==> flow/design.v <==
`timescale 1ns / 1ps
module adder(
    input [31:0] in_a, in_b,
    output [31:0] out
    );
    assign out = in_a + in_b;
endmodule
`timescale 1ns / 1ps
module pc(pc_cur, pc_nxt, clk, rst, StallF);
    input clk, rst;
    input StallF; 
    input [31:0] pc_nxt;
    output reg [31:0] pc_cur;
    always @(posedge clk or negedge rst) begin
        if (!rst) pc_cur <= 0;
        else if (StallF==0) pc_cur <= pc_nxt;
    end
endmodule
`timescale 1ns / 1ps
module FET_DEC_Reg(instrF, instrD, pcF, pcD, pc_plus4F, pc_plus4D, StallD, FlushD, clk,rst);
    input clk, rst;
    input StallD, FlushD;  
    input [31:0] instrF, pcF, pc_plus4F;
    output reg [31:0] instrD, pcD, pc_plus4D;
    always @(posedge clk or negedge rst) begin
        if (!rst) begin
            instrD <= 0;
            pcD <= 0;
            pc_plus4D <= 0;
        end
        else if (FlushD) begin
            instrD <= 0;
            pcD <= 0;
            pc_plus4D <= 0;
        end
        else if (StallD==0) begin
            instrD <= instrF;
            pcD <= pcF;
            pc_plus4D <= pc_plus4F;
        end
    end
endmodule
`timescale 1ns / 1ps
module fetch_cycle(clk, rst, pcTargetE, pcSrcE, instrD, pcD, pc_plus4D, StallF, StallD,FlushD, imem_addr, imem_data);
    input clk,rst;
    input pcSrcE;  
    input StallF, StallD, FlushD;  
    input [31:0] pcTargetE;
    output [31:0] instrD, pcD, pc_plus4D;
    output [31:0] imem_addr;
    input  [31:0] imem_data;
    wire [31:0] pc_nxt, pc_cur, pc_plus4F;
    wire [31:0] instrF;
    assign pc_nxt = (pcSrcE== 1'b0)? pc_plus4F : pcTargetE;
    pc program_counter (
                        .pc_nxt(pc_nxt),
                        .pc_cur(pc_cur),
                        .clk(clk),
                        .rst(rst),
                        .StallF(StallF)
                        );
    assign imem_addr = pc_cur;
    assign instrF    = imem_data;
    adder pc_adder (
                    .in_a(pc_cur),
                    .in_b(32'h00000004),
                    .out(pc_plus4F)
                    );
    FET_DEC_Reg F_D_Reg (
                         .instrF(instrF),
                         .instrD(instrD),
                         .pcF(pc_cur),
                         .pcD(pcD),
                         .pc_plus4F(pc_plus4F),
                         .pc_plus4D(pc_plus4D),
                         .StallD(StallD),
                         .FlushD(FlushD),
                         .clk(clk),
                         .rst(rst)
                         );
endmodule
`timescale 1ns / 1ps
module main_decoder(opcode, funct3, Branch, Jump, ResultSrc, MemWrite, ALUSrc, ImmSrc, MemSize, RegWrite, ALUop);
    input [6:0] opcode;
    input [2:0] funct3;
    output Branch, Jump, MemWrite, ALUSrc, RegWrite;
    output [1:0] ResultSrc, ImmSrc, ALUop;
    output reg [1:0] MemSize;
    reg [10:0] controles;
    assign {RegWrite,ImmSrc,ALUSrc,MemWrite,ResultSrc,Branch,ALUop,Jump}=controles;
    always @(*) begin
        MemSize=2'b00;
        case(opcode)
        7'b0000011: begin  
            controles = 11'b1_00_1_0_01_0_00_0;
            case(funct3)
            0: MemSize= 2'b01;  
            1: MemSize= 2'b10;  
            default: MemSize= 2'b11;  
            endcase
        end
        7'b0100011: begin  
            controles = 11'b0_01_1_1_00_0_00_0;
            case(funct3)
            0: MemSize= 2'b01;  
            1: MemSize= 2'b10;  
            default: MemSize= 2'b11;  
            endcase
        end
        7'b0110011: controles = 11'b1_00_0_0_00_0_10_0;  
        7'b1100011: controles = 11'b0_10_0_0_00_1_01_0;  
        7'b0010011: controles = 11'b1_00_1_0_00_0_10_0;  
        7'b1101111: controles = 11'b1_11_0_0_10_0_00_1;  
        default:    controles = 0;      
        endcase
    end
endmodule
`timescale 1ns / 1ps
module alu_decoder(ALUop, funct3, funct7_5, op5, ALUCtrl);
    input [1:0] ALUop;
    input funct7_5, op5;
    input [2:0] funct3;
    output reg [3:0] ALUCtrl;
    localparam      add=0,
                    sub=1,
                    AND=2,
                    OR=3,
                    XOR=4,
                    slt=5,
                    sltu=6,
                    sll=7,
                    srl=8,
                    sra=9;
    always @(*) begin
        ALUCtrl=0;
        case(ALUop)
        0: ALUCtrl = add;  
        1: ALUCtrl = sub;  
        2: begin
                case(funct3)
                0: ALUCtrl = (funct7_5 & op5)? sub:add;
                1: ALUCtrl = sll;
                2: ALUCtrl = slt;
                3: ALUCtrl = sltu;
                4: ALUCtrl = XOR;
                5: ALUCtrl = funct7_5? sra:srl;
                6: ALUCtrl = OR;
                7: ALUCtrl = AND;
                endcase
           end 
        endcase
    end
endmodule
`timescale 1ns / 1ps
module control_unit(op,funct3,funct7,RegWrite,ImmSrc,ALUSrc,MemWrite,ResultSrc,Branch,ALUCtrl,Jump,MemSize);
    input [6:0] op;
    input [2:0] funct3;
    input funct7;
    output Branch, Jump, MemWrite, ALUSrc, RegWrite;
    output [1:0] ResultSrc, ImmSrc, MemSize;
    output [3:0] ALUCtrl;
    wire [1:0] ALUop;
    main_decoder MainDec (
                          .opcode(op), 
                          .funct3(funct3), 
                          .Branch(Branch),
                          .Jump(Jump), 
                          .ResultSrc(ResultSrc), 
                          .MemWrite(MemWrite), 
                          .ALUSrc(ALUSrc), 
                          .ImmSrc(ImmSrc), 
                          .MemSize(MemSize), 
                          .RegWrite(RegWrite), 
                          .ALUop(ALUop)
                          );
    alu_decoder ALUDec (
                        .ALUop(ALUop), 
                        .funct3(funct3), 
                        .funct7_5(funct7), 
                        .op5(op[5]), 
                        .ALUCtrl(ALUCtrl)
                        );
endmodule
`timescale 1ns / 1ps
module register_file(clk,A1,A2,A3,WD3,WE3,RD1,RD2);
    input clk,WE3;
    input [4:0] A1,A2,A3;
    input [31:0] WD3;
    output [31:0] RD1,RD2;
    reg [31:0] reg_file [0:31];
    always @(negedge clk) begin
        if(WE3 && A3 != 0) reg_file[A3] <= WD3;
    end
    assign RD1 = (A1 == 0) ? 32'd0 : reg_file [A1];
    assign RD2 = (A2 == 0) ? 32'd0 : reg_file [A2];
endmodule
`timescale 1ns / 1ps
module imm_extend(imm, immSrc, immExt);
    input [24:0] imm;
    input [1:0] immSrc;
    output reg [31:0] immExt;
    always @(*) begin
        case(immSrc)
        0: immExt= {{20{imm[24]}}, imm[24:13]};  
        1: immExt= {{20{imm[24]}}, imm[24:18], imm[4:0]};  
        2: immExt= {{20{imm[24]}}, imm[0], imm[23:18], imm[4:1], 1'b0};  
        3: immExt= {{12{imm[24]}}, imm[12:5], imm[13], imm[23:14], 1'b0};  
        default: immExt=0;
        endcase
    end
endmodule
`timescale 1ns / 1ps
module DEC_EXC_Reg(RegWriteD,RegWriteE,ResultSrcD,ResultSrcE,MemWriteD,MemWriteE,JumpD,JumpE,
                   BranchD,BranchE,ALUCtrlD,ALUCtrlE,ALUSrcD,ALUSrcE,MemSizeD,MemSizeE,PCD,PCE,
                   Rs1D,Rs1E,Rs2D,Rs2E,RdD,RdE,ExtImmD,ExtImmE,PCPlus4D,PCPlus4E,StallE,FlushE,clk,rst,
                   RD1D,RD1E,RD2D,RD2E);
    input RegWriteD,MemWriteD,JumpD,BranchD,ALUSrcD,StallE,FlushE;
    input clk,rst;
    input [1:0] ResultSrcD,MemSizeD;
    input [3:0] ALUCtrlD;
    input [31:0] RD1D,RD2D,PCD,ExtImmD,PCPlus4D;
    input [4:0] Rs1D,Rs2D,RdD;
    output reg [4:0] Rs1E,Rs2E,RdE;
    output reg [31:0] RD1E,RD2E,PCE,ExtImmE,PCPlus4E;
    output reg [3:0] ALUCtrlE;
    output reg [1:0] ResultSrcE,MemSizeE;
    output reg RegWriteE,MemWriteE,JumpE,BranchE,ALUSrcE;
    always @(posedge clk or negedge rst) begin
        if (!rst) begin
            RegWriteE <= 0;
            ResultSrcE <= 0;
            MemWriteE <= 0;
            JumpE <= 0;
            BranchE <= 0;
            ALUCtrlE <= 0;
            ALUSrcE <= 0;
            MemSizeE <= 0;
            RD1E <= 0;
            RD2E <= 0;
            PCE <= 0;
            Rs1E <= 0;
            Rs2E <= 0;
            RdE <= 0;
            ExtImmE <= 0;
            PCPlus4E <= 0;
        end
        else if (FlushE) begin
            RegWriteE <= 0;
            ResultSrcE <= 0;
            MemWriteE <= 0;
            JumpE <= 0;
            BranchE <= 0;
            ALUCtrlE <= 0;
            ALUSrcE <= 0;
            MemSizeE <= 0;
            RD1E <= 0;
            RD2E <= 0;
            PCE <= 0;
            Rs1E <= 0;
            Rs2E <= 0;
            RdE <= 0;
            ExtImmE <= 0;
            PCPlus4E <= 0;
        end
        else begin
            if (StallE == 0) begin
                RegWriteE <= RegWriteD;
                ResultSrcE <= ResultSrcD;
                MemWriteE <= MemWriteD;
                JumpE <= JumpD;
                BranchE <= BranchD;
                ALUCtrlE <= ALUCtrlD;
                ALUSrcE <= ALUSrcD;
                MemSizeE <= MemSizeD;
                RD1E <= RD1D;
                RD2E <= RD2D;
                PCE <= PCD;
                Rs1E <= Rs1D;
                Rs2E <= Rs2D;
                RdE <= RdD;
                ExtImmE <= ExtImmD;
                PCPlus4E <= PCPlus4D;
            end
        end
    end
endmodule
`timescale 1ns / 1ps
module decode_cycle(clk,rst,instrD,pcD,pc_plus4D,  
                    RegWriteW,RdW,ResultW,  
                    StallE,FlushE,  
                    RegWriteE,ResultSrcE,MemWriteE,JumpE,BranchE,ALUCtrlE,ALUSrcE,MemSizeE,  
                    RD1E,RD2E,pcE,Rs1E,Rs2E,RdE,ExtImmE,pc_plus4E);  
    input  clk,rst,RegWriteW,StallE,FlushE;
    input  [4:0] RdW;
    input  [31:0] instrD, pcD, pc_plus4D, ResultW;
    output [1:0] ResultSrcE, MemSizeE;
    output [3:0] ALUCtrlE;
    output [4:0] Rs1E,Rs2E,RdE;
    output [31:0] RD1E,RD2E,pcE,ExtImmE,pc_plus4E;
    output RegWriteE,MemWriteE,JumpE,BranchE,ALUSrcE;
    wire        RegWriteD,MemWriteD,JumpD,BranchD,ALUSrcD;
    wire [1:0]  ResultSrcD, ImmSrcD, MemSizeD;
    wire [3:0]  ALUCtrlD;
    wire [31:0] RD1D,RD2D,PCD,ImmExtD;
    wire [4:0]  Rs1D,Rs2D,RdD;
    assign PCD  = pcD;
    assign Rs1D = instrD[19:15];
    assign Rs2D = instrD[24:20];
    assign RdD = instrD[11:7];
    control_unit ControlUnit(
                             .op(instrD[6:0]),
                             .funct3(instrD[14:12]),
                             .funct7(instrD[30]),
                             .RegWrite(RegWriteD),
                             .ImmSrc(ImmSrcD),
                             .ALUSrc(ALUSrcD),
                             .MemWrite(MemWriteD),
                             .ResultSrc(ResultSrcD),
                             .Branch(BranchD),
                             .ALUCtrl(ALUCtrlD),
                             .Jump(JumpD),
                             .MemSize(MemSizeD)
                             );
    register_file RegFile (
                           .clk(clk),
                           .A1(instrD[19:15]),
                           .A2(instrD[24:20]),
                           .A3(RdW),
                           .WD3(ResultW),
                           .WE3(RegWriteW),
                           .RD1(RD1D),
                           .RD2(RD2D)
                           );
    imm_extend ImmExt (
                       .imm(instrD[31:7]), 
                       .immSrc(ImmSrcD), 
                       .immExt(ImmExtD)
                       );
    DEC_EXC_Reg D_E_Reg (
                         .RegWriteD(RegWriteD),
                         .RegWriteE(RegWriteE),
                         .ResultSrcD(ResultSrcD),
                         .ResultSrcE(ResultSrcE),
                         .MemWriteD(MemWriteD),
                         .MemWriteE(MemWriteE),
                         .JumpD(JumpD),
                         .JumpE(JumpE),
                         .BranchD(BranchD),
                         .BranchE(BranchE),
                         .ALUCtrlD(ALUCtrlD),
                         .ALUCtrlE(ALUCtrlE),
                         .ALUSrcD(ALUSrcD),
                         .ALUSrcE(ALUSrcE),
                         .MemSizeD(MemSizeD),
                         .MemSizeE(MemSizeE),
                         .PCD(pcD),
                         .PCE(pcE),
                         .Rs1D(instrD[19:15]),
                         .Rs1E(Rs1E),
                         .Rs2D(instrD[24:20]),
                         .Rs2E(Rs2E),
                         .RdD(instrD[11:7]),
                         .RdE(RdE),
                         .ExtImmD(ImmExtD),
                         .ExtImmE(ExtImmE),
                         .PCPlus4D(pc_plus4D),
                         .PCPlus4E(pc_plus4E),
                         .StallE(StallE),
                         .FlushE(FlushE),
                         .RD1D(RD1D),
                         .RD1E(RD1E),
                         .RD2D(RD2D),
                         .RD2E(RD2E),
                         .clk(clk),
                         .rst(rst)
                         );
endmodule
`timescale 1ns / 1ps
module hazard_unit(Rs1D,Rs2D,Rs1E,Rs2E,RdE,PCSrcE,ResultSrcE0,RdM,RegWriteM,RdW,RegWriteW,proc_ready,PENABLE,IsPerM,  
                   StallF,StallD,StallE,StallM,FlushD,FlushE,FlushW,ForwardAE,ForwardBE  
                   );
        input            PCSrcE,ResultSrcE0,RegWriteM,RegWriteW,proc_ready,PENABLE,IsPerM;
        input      [4:0] Rs1D,Rs2D,Rs1E,Rs2E,RdE,RdM,RdW;
        output reg       StallF,StallD,StallE,StallM,FlushD,FlushE,FlushW;
        output reg [1:0] ForwardAE,ForwardBE;
        reg lwStall,perStall;
        always @(*) begin
            if ((Rs1E==RdM) && RegWriteM && Rs1E!=0) ForwardAE = 2'b10;  
            else if ((Rs1E==RdW) && RegWriteW && Rs1E!=0) ForwardAE = 2'b01;  
            else ForwardAE = 2'b00;
            if ((Rs2E==RdM) && RegWriteM && Rs2E!=0) ForwardBE = 2'b10;  
            else if ((Rs2E==RdW) && RegWriteW && Rs2E!=0) ForwardBE = 2'b01;  
            else ForwardBE = 2'b00;
            lwStall = ResultSrcE0 & ((Rs1D==RdE) | (Rs2D==RdE));
            perStall = !proc_ready;
            perStall = IsPerM && (!PENABLE || !proc_ready);
            {FlushE,FlushD,StallD,StallF,StallE,StallM,FlushW} = {lwStall|PCSrcE,PCSrcE,lwStall|perStall,lwStall|perStall,perStall,perStall,perStall};
         end
endmodule
`timescale 1ns / 1ps
module ALU(SrcA, SrcB, ALUResult, Zero, ALUCtrl);
    input [31:0] SrcA, SrcB;
    input [3:0] ALUCtrl;
    output reg [31:0] ALUResult;
    output Zero;
    assign Zero = (!(SrcA-SrcB))? 1 : 0;
    always @(*) begin
        ALUResult = 0;
        case(ALUCtrl)
        0:       ALUResult = SrcA + SrcB;                      
        1:       ALUResult = SrcA - SrcB;                      
        2:       ALUResult = SrcA & SrcB;                      
        3:       ALUResult = SrcA | SrcB;                      
        4:       ALUResult = SrcA ^ SrcB;                      
        5:       ALUResult = ($signed(SrcA) < $signed(SrcB));  
        6:       ALUResult = SrcA < SrcB;                      
        7:       ALUResult = SrcA << SrcB[4:0];                
        8:       ALUResult = SrcA >> SrcB[4:0];                
        9:       ALUResult = $signed(SrcA) >>> SrcB[4:0];              
        endcase
    end
endmodule
`timescale 1ns / 1ps
module EXE_MEM_Reg(clk,rst,RegWriteE,ResultSrcE,MemWriteE,MemSizeE,ALUResultE,WriteDataE,RdE,PCPlus4E,IsPerE,   
                           RegWriteM,ResultSrcM,MemWriteM,MemSizeM,ALUResultM,WriteDataM,RdM,PCPlus4M,IsPerM,    
                           StallM);  
    input             clk,rst;
    input             StallM;
    input             RegWriteE,MemWriteE,IsPerE;
    input      [1:0]  ResultSrcE, MemSizeE;
    input      [4:0]  RdE;
    input      [31:0] ALUResultE,WriteDataE,PCPlus4E;
    output reg        RegWriteM,MemWriteM,IsPerM;
    output reg [1:0]  ResultSrcM, MemSizeM;
    output reg [4:0]  RdM;
    output reg [31:0] ALUResultM,WriteDataM,PCPlus4M;
    always @(posedge clk or negedge rst) begin
        if(!rst) begin
            RegWriteM <= 0;
            ResultSrcM <= 0;
            MemWriteM <= 0;
            MemSizeM <= 0;
            ALUResultM <= 0;
            WriteDataM <= 0;
            RdM <= 0;
            PCPlus4M <= 0;
            IsPerM <= 0;
        end
        else begin
            if (StallM==0) begin
                RegWriteM <= RegWriteE;
                ResultSrcM <= ResultSrcE;
                MemWriteM <= MemWriteE;
                MemSizeM <= MemSizeE;
                ALUResultM <= ALUResultE;
                WriteDataM <= WriteDataE;
                RdM <= RdE;
                PCPlus4M <= PCPlus4E;
                IsPerM <= IsPerE;
            end
        end
    end    
endmodule
`timescale 1ns / 1ps
module execute_cycle(clk,rst,RegWriteE,ResultSrcE,MemWriteE,JumpE,BranchE,ALUCtrlE,ALUSrcE,ExtImmE,MemSizeE,  
                     RD1E,RD2E,PCE,Rs1E,Rs2E,RdE,PCPlus4E,ResultW,  
                     StallM,ForwardAE,ForwardBE,  
                     RegWriteM,ResultSrcM,MemWriteM,MemSizeM,ALUResultM,WriteDataM,RdM,PCPlus4M,PCTargetE,PCSrcE,IsPerM,transEn  
                     );
    input         clk,rst;
    input         RegWriteE,MemWriteE,JumpE,BranchE,ALUSrcE,StallM;
    input  [1:0]  ForwardAE, ForwardBE;
    input  [1:0]  ResultSrcE,MemSizeE;
    input  [3:0]  ALUCtrlE;
    input  [4:0]  Rs1E,Rs2E,RdE;
    input  [31:0] RD1E,RD2E,PCE,ExtImmE,PCPlus4E,ResultW;
    output        RegWriteM,MemWriteM,PCSrcE;
    output [1:0]  ResultSrcM, MemSizeM;
    output [4:0]  RdM;
    output [31:0] ALUResultM,WriteDataM,PCPlus4M,PCTargetE;
    output        transEn, IsPerM;  
    wire        ZeroE;
    reg         IsPerE;
    reg  [31:0] SrcAE,SrcBE,SrcBE_WriteDataE;
    wire [31:0] WriteDataE,ALUResultE,ALUResultM_in;
    always @(*) begin
        SrcAE = 0;
        SrcBE = 0;
        SrcBE_WriteDataE = 0;
        IsPerE = 0;
        case (ForwardAE)
        0: SrcAE = RD1E;
        1: SrcAE = ResultW;
        2: SrcAE = ALUResultM_in;
        endcase
        case (ForwardBE)
        0: SrcBE_WriteDataE = RD2E;
        1: SrcBE_WriteDataE = ResultW;
        2: SrcBE_WriteDataE = ALUResultM_in;
        endcase
        case (ALUSrcE)
        0: SrcBE = SrcBE_WriteDataE;
        1: SrcBE = ExtImmE;
        endcase
        if ((ResultSrcE[0] || MemWriteE))
            if(ALUResultE > 511)
                IsPerE = 1;
    end 
    ALU ALU(
            .SrcA(SrcAE),
            .SrcB(SrcBE),
            .ALUResult(ALUResultE),
            .Zero(ZeroE),
            .ALUCtrl(ALUCtrlE)
            );
    adder PCTargetAdder (
                         .in_a(PCE),
                         .in_b(ExtImmE),
                         .out(PCTargetE)
                         );
    EXE_MEM_Reg E_M_Reg (
                         .clk(clk),
                         .rst(rst),
                         .RegWriteE(RegWriteE),
                         .ResultSrcE(ResultSrcE),
                         .MemWriteE(MemWriteE),
                         .MemSizeE(MemSizeE),
                         .ALUResultE(ALUResultE),
                         .WriteDataE(WriteDataE),
                         .RdE(RdE),
                         .PCPlus4E(PCPlus4E),
                         .RegWriteM(RegWriteM),
                         .ResultSrcM(ResultSrcM),
                         .MemWriteM(MemWriteM),
                         .MemSizeM(MemSizeM),
                         .ALUResultM(ALUResultM),
                         .WriteDataM(WriteDataM),
                         .RdM(RdM),
                         .PCPlus4M(PCPlus4M),
                         .IsPerM(IsPerM),
                         .IsPerE(IsPerE),
                         .StallM(StallM)
                         );
    assign WriteDataE = SrcBE_WriteDataE;
    assign PCSrcE = (ZeroE & BranchE) | JumpE;
    assign ALUResultM_in = ALUResultM;
    assign transEn = IsPerE;
endmodule
`timescale 1ns / 1ps
module MEM_WB_Reg(clk,rst,RegWriteM,ResultSrcM,ALUResultM,ReadDataM,RdM,PCPlus4M,  
                          RegWriteW,ResultSrcW,ALUResultW,ReadDataW,RdW,PCPlus4W,  
                          FlushW  
                  );
    input             clk,rst;
    input             FlushW;
    input             RegWriteM;
    input      [1:0]  ResultSrcM;
    input      [4:0]  RdM;
    input      [31:0] ALUResultM,ReadDataM,PCPlus4M;    
    output reg        RegWriteW;
    output reg [1:0]  ResultSrcW;
    output reg [4:0]  RdW;
    output reg [31:0] ALUResultW,ReadDataW,PCPlus4W;
    always @(posedge clk or negedge rst) begin
        if (!rst) begin
            RegWriteW <= 0;
            ResultSrcW <= 0;
            RdW <= 0;
            ALUResultW <= 0;
            ReadDataW <= 0;
            PCPlus4W <= 0;
        end
        else if (FlushW) begin
            RegWriteW <= 0;
            ResultSrcW <= 0;
            RdW <= 0;
            ALUResultW <= 0;
            ReadDataW <= 0;
            PCPlus4W <= 0;
        end
        else begin
            RegWriteW <= RegWriteM;
            ResultSrcW <=  ResultSrcM;
            RdW <= RdM;
            ALUResultW <= ALUResultM;
            ReadDataW <= ReadDataM;
            PCPlus4W <= PCPlus4M;
        end
    end
endmodule
`timescale 1ns / 1ps
module memory_cycle(RegWriteM,ResultSrcM,MemWriteM,MemSizeM,  
                    clk,rst,ALUResultM,WriteDataM,RdM,PCPlus4M,IsPerM,  
                    RegWriteW,ResultSrcW,ALUResultW,ReadDataW,RdW,PCPlus4W,  
                    FlushW,  
                    dmem_addr,dmem_wdata,dmem_we,dmem_size,dmem_rdata  
                    );
    input         clk,rst;
    input         FlushW;
    input         RegWriteM,MemWriteM,IsPerM;
    input  [1:0]  ResultSrcM,MemSizeM;
    input  [4:0]  RdM;
    input  [31:0] ALUResultM,WriteDataM,PCPlus4M;
    output        RegWriteW;
    output [1:0]  ResultSrcW;
    output [4:0]  RdW;
    output [31:0] ALUResultW,ReadDataW,PCPlus4W;
    output [31:0] dmem_addr, dmem_wdata;
    output        dmem_we;
    output [1:0]  dmem_size;
    input  [31:0] dmem_rdata;
    wire [31:0] ReadDataM, RD;
    assign dmem_addr  = ALUResultM;
    assign dmem_wdata = WriteDataM;
    assign dmem_we    = MemWriteM;
    assign dmem_size  = MemSizeM;
    assign RD = (MemSizeM==1)? {{24{dmem_rdata[7]}},dmem_rdata[7:0]}:
                (MemSizeM==2)? {{16{dmem_rdata[15]}},dmem_rdata[15:0]}:
                dmem_rdata;
    assign ReadDataM = RD;
    MEM_WB_Reg M_WB_Reg(
                        .clk(clk),
                        .rst(rst),
                        .RegWriteM(RegWriteM),
                        .ResultSrcM(ResultSrcM),
                        .ALUResultM(ALUResultM),
                        .ReadDataM(ReadDataM),
                        .RdM(RdM),
                        .PCPlus4M(PCPlus4M),
                        .RegWriteW(RegWriteW),
                        .ResultSrcW(ResultSrcW),
                        .ALUResultW(ALUResultW),
                        .ReadDataW(ReadDataW),
                        .RdW(RdW),
                        .PCPlus4W(PCPlus4W),
                        .FlushW(FlushW)
                       );
endmodule
`timescale 1ns / 1ps
module writeback_cycle(RegWriteW,ResultSrcW,  
                       ALUResultW,ReadDataW,RdW,PCPlus4W,  
                       ResultW  
                       );
    input             RegWriteW;
    input      [1:0]  ResultSrcW;
    input      [4:0]  RdW;
    input      [31:0] ALUResultW,ReadDataW,PCPlus4W;
    output reg [31:0] ResultW;
    always@(*) begin
        case(ResultSrcW)
        0: ResultW = ALUResultW;
        1: ResultW = ReadDataW;
        2: ResultW = PCPlus4W;
        3: ResultW = 0;
        endcase
    end
endmodule
`timescale 1ns / 1ps
module rv32i_core(clk,rst,imem_data,dmem_rdata,  
                  imem_addr,dmem_addr,dmem_wdata,dmem_we,dmem_size  
                  );
    input         clk,rst;
    input  [31:0] imem_data;
    input  [31:0] dmem_rdata;
    output [31:0] imem_addr;
    output [31:0] dmem_addr;
    output [31:0] dmem_wdata;
    output        dmem_we;
    output [1:0]  dmem_size;
    wire        StallF,StallD,StallE,StallM,FlushD,FlushE,FlushW;
    wire [1:0]  ForwardAE,ForwardBE;
    wire        PCSrcE;
    wire [31:0] instrD,PCD,PCPlus4D;
    wire        RegWriteE,MemWriteE,JumpE,BranchE,ALUSrcE;
    wire [1:0]  ResultSrcE, MemSizeE;
    wire [3:0]  ALUCtrlE;
    wire [4:0]  Rs1E,Rs2E,RdE;
    wire [31:0] RD1E,RD2E,PCE,ExtImmE,PCPlus4E;
    wire        RegWriteM,MemWriteM,IsPerM;
    wire [1:0]  ResultSrcM, MemSizeM;
    wire [4:0]  RdM;
    wire [31:0] ALUResultM,WriteDataM,PCPlus4M,PCTargetE;
    wire        RegWriteW;
    wire [1:0]  ResultSrcW;
    wire [4:0]  RdW;
    wire [31:0] ALUResultW,ReadDataW,PCPlus4W;
    wire [31:0] ResultW;
    hazard_unit Hazard_Unit (
                             .Rs1D(instrD[19:15]),
                             .Rs2D(instrD[24:20]),
                             .Rs1E(Rs1E),
                             .Rs2E(Rs2E),
                             .RdE(RdE),
                             .PCSrcE(PCSrcE),
                             .ResultSrcE0(ResultSrcE[0]),
                             .RdM(RdM),
                             .RegWriteM(RegWriteM),
                             .RdW(RdW),
                             .RegWriteW(RegWriteW),
                             .proc_ready(1'b1),
                             .PENABLE(1'b1),
                             .IsPerM(1'b0), 
                             .StallF(StallF),
                             .StallD(StallD),
                             .StallE(StallE),
                             .StallM(StallM),
                             .FlushD(FlushD),
                             .FlushE(FlushE),
                             .FlushW(FlushW),
                             .ForwardAE(ForwardAE),
                             .ForwardBE(ForwardBE)
                            );
    fetch_cycle Fetch (
                       .clk(clk),
                       .rst(rst),
                       .pcTargetE(PCTargetE),
                       .pcSrcE(PCSrcE),
                       .instrD(instrD),
                       .pcD(PCD),
                       .pc_plus4D(PCPlus4D),
                       .StallF(StallF),
                       .StallD(StallD),
                       .FlushD(FlushD),
                       .imem_addr(imem_addr),
                       .imem_data(imem_data)
                       );
       decode_cycle Decode (
                            .clk(clk),
                            .rst(rst),
                            .instrD(instrD),
                            .pcD(PCD),
                            .pc_plus4D(PCPlus4D), 
                            .RegWriteW(RegWriteW),
                            .RdW(RdW),
                            .ResultW(ResultW), 
                            .StallE(StallE),
                            .FlushE(FlushE), 
                            .RegWriteE(RegWriteE),
                            .ResultSrcE(ResultSrcE),
                            .MemWriteE(MemWriteE),
                            .JumpE(JumpE),
                            .BranchE(BranchE),
                            .ALUCtrlE(ALUCtrlE),
                            .ALUSrcE(ALUSrcE),
                            .MemSizeE(MemSizeE), 
                            .RD1E(RD1E),
                            .RD2E(RD2E),
                            .pcE(PCE),
                            .Rs1E(Rs1E),
                            .Rs2E(Rs2E),
                            .RdE(RdE),
                            .ExtImmE(ExtImmE),
                            .pc_plus4E(PCPlus4E)
                            ); 
       execute_cycle Execute (
                              .clk(clk),
                              .rst(rst),
                              .RegWriteE(RegWriteE),
                              .ResultSrcE(ResultSrcE),
                              .MemWriteE(MemWriteE),
                              .JumpE(JumpE),
                              .BranchE(BranchE),
                              .ALUCtrlE(ALUCtrlE),
                              .ALUSrcE(ALUSrcE),
                              .ExtImmE(ExtImmE),
                              .MemSizeE(MemSizeE),
                              .RD1E(RD1E),
                              .RD2E(RD2E),
                              .PCE(PCE),
                              .Rs1E(Rs1E),
                              .Rs2E(Rs2E),
                              .RdE(RdE),
                              .PCPlus4E(PCPlus4E),
                              .ResultW(ResultW), 
                              .StallM(StallM),
                              .ForwardAE(ForwardAE),
                              .ForwardBE(ForwardBE), 
                              .RegWriteM(RegWriteM),
                              .ResultSrcM(ResultSrcM),
                              .MemWriteM(MemWriteM),
                              .MemSizeM(MemSizeM),
                              .ALUResultM(ALUResultM),
                              .WriteDataM(WriteDataM),
                              .RdM(RdM),
                              .PCPlus4M(PCPlus4M),
                              .PCTargetE(PCTargetE),  
                              .PCSrcE(PCSrcE),  
                              .IsPerM(),
                              .transEn()
                             );
       memory_cycle Memory (
                            .RegWriteM(RegWriteM),
                            .ResultSrcM(ResultSrcM),
                            .MemWriteM(MemWriteM),
                            .MemSizeM(MemSizeM), 
                            .clk(clk),
                            .rst(rst),
                            .ALUResultM(ALUResultM),
                            .WriteDataM(WriteDataM),
                            .RdM(RdM),
                            .PCPlus4M(PCPlus4M),
                            .IsPerM(1'b0),
                            .FlushW(FlushW),
                            .RegWriteW(RegWriteW),  
                            .ResultSrcW(ResultSrcW),
                            .ALUResultW(ALUResultW),
                            .ReadDataW(ReadDataW),
                            .RdW(RdW),  
                            .PCPlus4W(PCPlus4W),
                            .dmem_addr(dmem_addr),
                            .dmem_wdata(dmem_wdata),
                            .dmem_we(dmem_we),
                            .dmem_size(dmem_size),
                            .dmem_rdata(dmem_rdata)
                           );
    writeback_cycle Write_Back (
                                .RegWriteW(RegWriteW),
                                .ResultSrcW(ResultSrcW), 
                                .ALUResultW(ALUResultW),
                                .ReadDataW(ReadDataW),
                                .RdW(RdW),
                                .PCPlus4W(PCPlus4W), 
                                .ResultW(ResultW)  
                           );
endmodule
Appendix: tool output

**Tool chain data of rv32i_core**

Module rv32i_core before and after one edit of its RTL, step after step.
"original" refers to lines of the RTL above, "edited" to lines of the edited file.
"difference": "edited" minus "original" as printed here. "rel. change": 100 x difference / "original".
The mark n/a stands for no value.

- Top module: rv32i_core
- Clock: clk
- Library: sky130hd
- Timing corner: tt_025C_1v80

**Diff**

The edit as a unified diff against the file above.
The edit is scripted: it alters the design's behaviour and was not made to optimise anything.

```diff
@@ -50,5 +50,5 @@
     output [31:0] imem_addr;
     input  [31:0] imem_data;
-    wire [31:0] pc_nxt, pc_cur, pc_plus4F;
+    wire [30:0] pc_nxt, pc_cur, pc_plus4F;
     wire [31:0] instrF;
     assign pc_nxt = (pcSrcE== 1'b0)? pc_plus4F : pcTargetE;
```

**Word-level counts**

Counts by Yosys on the flattened word-level netlist (proc, flatten, opt, wreduce; memories kept). Register bits leave out memories and registers merged into their read ports (data or address). Print and check cells are left out.
Memory sizes are those after Yosys's memory passes, which may raise the word count (mostly to a power of two), join words into wider ones and drop unused or constant bits.

Storage and ports:

| what | original | edited | difference | rel. change (%) |
|---|---|---|---|---|
| bits of input ports | 66 | 66 | 0 | 0.00 |
| output and inout bits | 99 | 99 | 0 | 0.00 |
| memories | 1 | 1 | 0 | 0.00 |
| register bits after elaboration | 527 | 524 | -3 | -0.57 |
| memory bits (writable) | 1024 | 1024 | 0 | 0.00 |
| elaborated cells | 167 | 167 | 0 | 0.00 |

Cells by class:

| what | original | edited | difference | rel. change (%) |
|---|---|---|---|---|
| eq/ne operators | 43 | 43 | 0 | 0.00 |
| mux-type cells | 48 | 48 | 0 | 0.00 |
| add/subtract/negate cells | 4 | 4 | 0 | 0.00 |
| magnitude comparators | 2 | 2 | 0 | 0.00 |
| reductions and logical operators | 22 | 22 | 0 | 0.00 |
| shift operators | 3 | 3 | 0 | 0.00 |
| bitwise logic cells | 10 | 10 | 0 | 0.00 |

Memory list:

| what | original | edited |
|---|---|---|
| shape (words x width / read and write ports) | Decode.RegFile.reg_file 32 x 32 bit 2R1W | Decode.RegFile.reg_file 32 x 32 bit 2R1W |

Operators by type and width:

| kind | original | edited | difference | rel. change (%) |
|---|---|---|---|---|
| two-way mux 32 bit | 17 | 13 | -4 | -23.53 |
| two-way mux 31 bit | 0 | 4 | +4 | n/a |
| adder 32 bit | 2 | 1 | -1 | -50.00 |
| adder 32 x 3 -> 32 bit with constant B | 1 | 0 | -1 | -100.00 |
| adder 31 x 3 -> 31 bit with constant B | 0 | 1 | +1 | n/a |
| adder 31 bit | 0 | 1 | +1 | n/a |

Unchanged operator kinds not shown: 46.

**Depth**

Depth = most cells in a row (Yosys ltp): at word level without a register or memory, in the mapped netlist without a sequential cell, where the memories' decode and read muxes count.

Logic depth:

| what | original | edited | difference | rel. change (%) |
|---|---|---|---|---|
| depth after elaboration | 15 | 15 | 0 | 0.00 |
| ABC_AREA | 0 | 0 | n/a | n/a |
| depth in mapped cells | 26 | 27 | +1 | +3.85 |
| mapped depth without buffers | 20 | 20 | 0 | 0.00 |

**Mapped cells and area**

The flow's flattened synthesis, as Yosys stat reports it; memories are mapped. The netlist is that of the ABC_AREA named above (0 if unset); the other value can give another one.

Cell types:

| cell type | original | edited | difference | rel. change (%) |
|---|---|---|---|---|
| sky130_fd_sc_hd__a21oi_1 | 218 | 304 | +86 | +39.45 |
| sky130_fd_sc_hd__and2_1 | 10 | 95 | +85 | +850.00 |
| sky130_fd_sc_hd__and3_1 | 110 | 26 | -84 | -76.36 |
| sky130_fd_sc_hd__nand2_1 | 456 | 376 | -80 | -17.54 |
| sky130_fd_sc_hd__nand3_1 | 65 | 101 | +36 | +55.38 |
| sky130_fd_sc_hd__mux2i_1 | 187 | 153 | -34 | -18.18 |
| sky130_fd_sc_hd__o22ai_1 | 56 | 26 | -30 | -53.57 |
| sky130_fd_sc_hd__o31ai_1 | 16 | 41 | +25 | +156.25 |
| sky130_fd_sc_hd__o2bb2ai_1 | 12 | 35 | +23 | +191.67 |
| sky130_fd_sc_hd__nor2_1 | 318 | 298 | -20 | -6.29 |
| sky130_fd_sc_hd__o21ai_0 | 214 | 194 | -20 | -9.35 |
| sky130_fd_sc_hd__a211oi_1 | 54 | 74 | +20 | +37.04 |
| sky130_fd_sc_hd__o31a_1 | 3 | 20 | +17 | +566.67 |
| sky130_fd_sc_hd__mux2_2 | 39 | 23 | -16 | -41.03 |
| sky130_fd_sc_hd__a22oi_1 | 83 | 71 | -12 | -14.46 |
| sky130_fd_sc_hd__xor2_1 | 40 | 29 | -11 | -27.50 |
| sky130_fd_sc_hd__nand4_1 | 29 | 19 | -10 | -34.48 |
| sky130_fd_sc_hd__xnor2_1 | 66 | 75 | +9 | +13.64 |

Unchanged cell types not shown: 15.
Not every row of either side is listed.

Synthesis totals:

| what | original | edited | difference | rel. change (%) |
|---|---|---|---|---|
| area of sequential cells (um^2) | 43688.2 | 43513.0 | -175.2 | -0.40 |
| flip-flop cells | 1541 | 1534 | -7 | -0.45 |
| synthesis area (um^2) | 77594.4 | 77066.4 | -528.0 | -0.68 |
| cells in the netlist | 5397 | 5343 | -54 | -1.00 |
| buffer cells | 398 | 399 | +1 | +0.25 |

By module: a second synthesis without flattening, with its own total; a netlist apart from the flattened one above.

Unflattened totals:

| what | original | edited | difference | rel. change (%) |
|---|---|---|---|---|
| cells (unflattened synthesis) | 6176 | 6175 | -1 | -0.02 |
| area total of the unflattened synthesis (um^2) | 84946.5 | 84792.6 | -153.9 | -0.18 |

Each row is one instance without its submodules.

By module, original:

| module | area (um^2) | cells | sequential area (um^2) | times used |
|---|---|---|---|---|
| register_file | 47005.1 | 2280 | 30749.5 | 1 |
| ALU | 8677.1 | 1372 | 0.0 | 1 |
| DEC_EXC_Reg | 7596.0 | 606 | 4704.5 | 1 |
| EXE_MEM_Reg | 4078.9 | 228 | 2702.6 | 1 |
| FET_DEC_Reg | 3910.0 | 310 | 2402.3 | 1 |
| adder | 1720.4 | 232 | 0.0 | 2 |
| MEM_WB_Reg | 3325.7 | 219 | 2602.5 | 1 |
| execute_cycle | 2013.2 | 231 | 0.0 | 1 |
| pc | 1345.0 | 68 | 800.8 | 1 |
| memory_cycle | 1158.6 | 137 | 0.0 | 1 |
| writeback_cycle | 787.0 | 77 | 0.0 | 1 |
| fetch_cycle | 551.8 | 38 | 0.0 | 1 |
| hazard_unit | 447.9 | 60 | 0.0 | 1 |
| imm_extend | 322.8 | 39 | 0.0 | 1 |

original: Modules not listed: 5.

By module, edited:

| module | area (um^2) | cells | sequential area (um^2) | times used |
|---|---|---|---|---|
| register_file | 47005.1 | 2280 | 30749.5 | 1 |
| ALU | 8677.1 | 1372 | 0.0 | 1 |
| DEC_EXC_Reg | 7596.0 | 606 | 4704.5 | 1 |
| EXE_MEM_Reg | 4078.9 | 228 | 2702.6 | 1 |
| FET_DEC_Reg | 3910.0 | 310 | 2402.3 | 1 |
| adder | 1720.4 | 232 | 0.0 | 2 |
| MEM_WB_Reg | 3325.7 | 219 | 2602.5 | 1 |
| execute_cycle | 2013.2 | 231 | 0.0 | 1 |
| pc | 1345.0 | 68 | 800.8 | 1 |
| memory_cycle | 1158.6 | 137 | 0.0 | 1 |
| writeback_cycle | 787.0 | 77 | 0.0 | 1 |
| hazard_unit | 447.9 | 60 | 0.0 | 1 |
| fetch_cycle | 397.9 | 37 | 0.0 | 1 |
| imm_extend | 322.8 | 39 | 0.0 | 1 |

edited: Modules not listed: 5.

**Layout results**

Both versions went through the flow (Yosys, OpenROAD) with the same settings in each pair. Constraints: input delay and output delay 20% of the set period each, output load 0.01 pF.

Settings, set A:
- CORE_UTILIZATION: 40
- period_ns: 8.5
- CAP_MARGIN: 20
- CORE_MARGIN: 2
- SLEW_MARGIN: 20

Measured results, set A:

| what | original | edited | difference | rel. change (%) |
|---|---|---|---|---|
| final worst hold slack (ns) | 0.344 | 0.330 | -0.014 | n/a |
| die footprint (um^2) | 197527.0 | 196191.0 | -1336.0 | -0.68 |
| period reached (ns) | 7.677 | 7.818 | +0.141 | +1.84 |
| standard-cell area after routing (um^2) | 92921.6 | 92636.3 | -285.3 | -0.31 |
| setup TNS (ns) | 0.000 | 0.000 | 0.000 | n/a |
| area of the synthesized netlist (um^2) | 77594.4 | 77066.4 | -528.0 | -0.68 |
| utilization after routing (%) | 48.3 | 48.3 | 0.0 | n/a |
| worst setup slack after layout (ns) | 0.823 | 0.682 | -0.141 | n/a |
| total power after layout (µW) | 24456 | 24802 | +346 | +1.41 |

Settings, set B:
- CORE_MARGIN: 3
- CORE_UTILIZATION: 57
- CTS_CLUSTER_DIAMETER: 380
- CTS_CLUSTER_SIZE: 95
- GPL_TIMING_DRIVEN: 0
- MIN_ROUTING_LAYER: met1
- PLACE_DENSITY_LB_ADDON: 0.26
- SLEW_MARGIN: 5
- period_ns: 7.43
- CAP_MARGIN: 20

Measured results, set B:

| what | original | edited | difference | rel. change (%) |
|---|---|---|---|---|
| final worst hold slack (ns) | 0.389 | 0.387 | -0.002 | n/a |
| die footprint (um^2) | 140595.0 | 139652.0 | -943.0 | -0.67 |
| period reached (ns) | 7.423 | 7.475 | +0.052 | +0.70 |
| standard-cell area after routing (um^2) | 89927.5 | 89450.8 | -476.7 | -0.53 |
| setup TNS (ns) | 0.000 | -0.365 | -0.365 | n/a |
| area of the synthesized netlist (um^2) | 77594.4 | 77066.4 | -528.0 | -0.68 |
| utilization after routing (%) | 67.0 | 66.9 | -0.1 | n/a |
| worst setup slack after layout (ns) | 0.007 | -0.045 | -0.052 | n/a |
| total power after layout (µW) | 23865 | 23421 | -444 | -1.86 |

"period reached" means the clock period less the worst setup slack. The figure is calculated, with input and output delays left at 20% of the set period.
"total power after layout": no workload was simulated; the value follows from the tool's default switching activity.
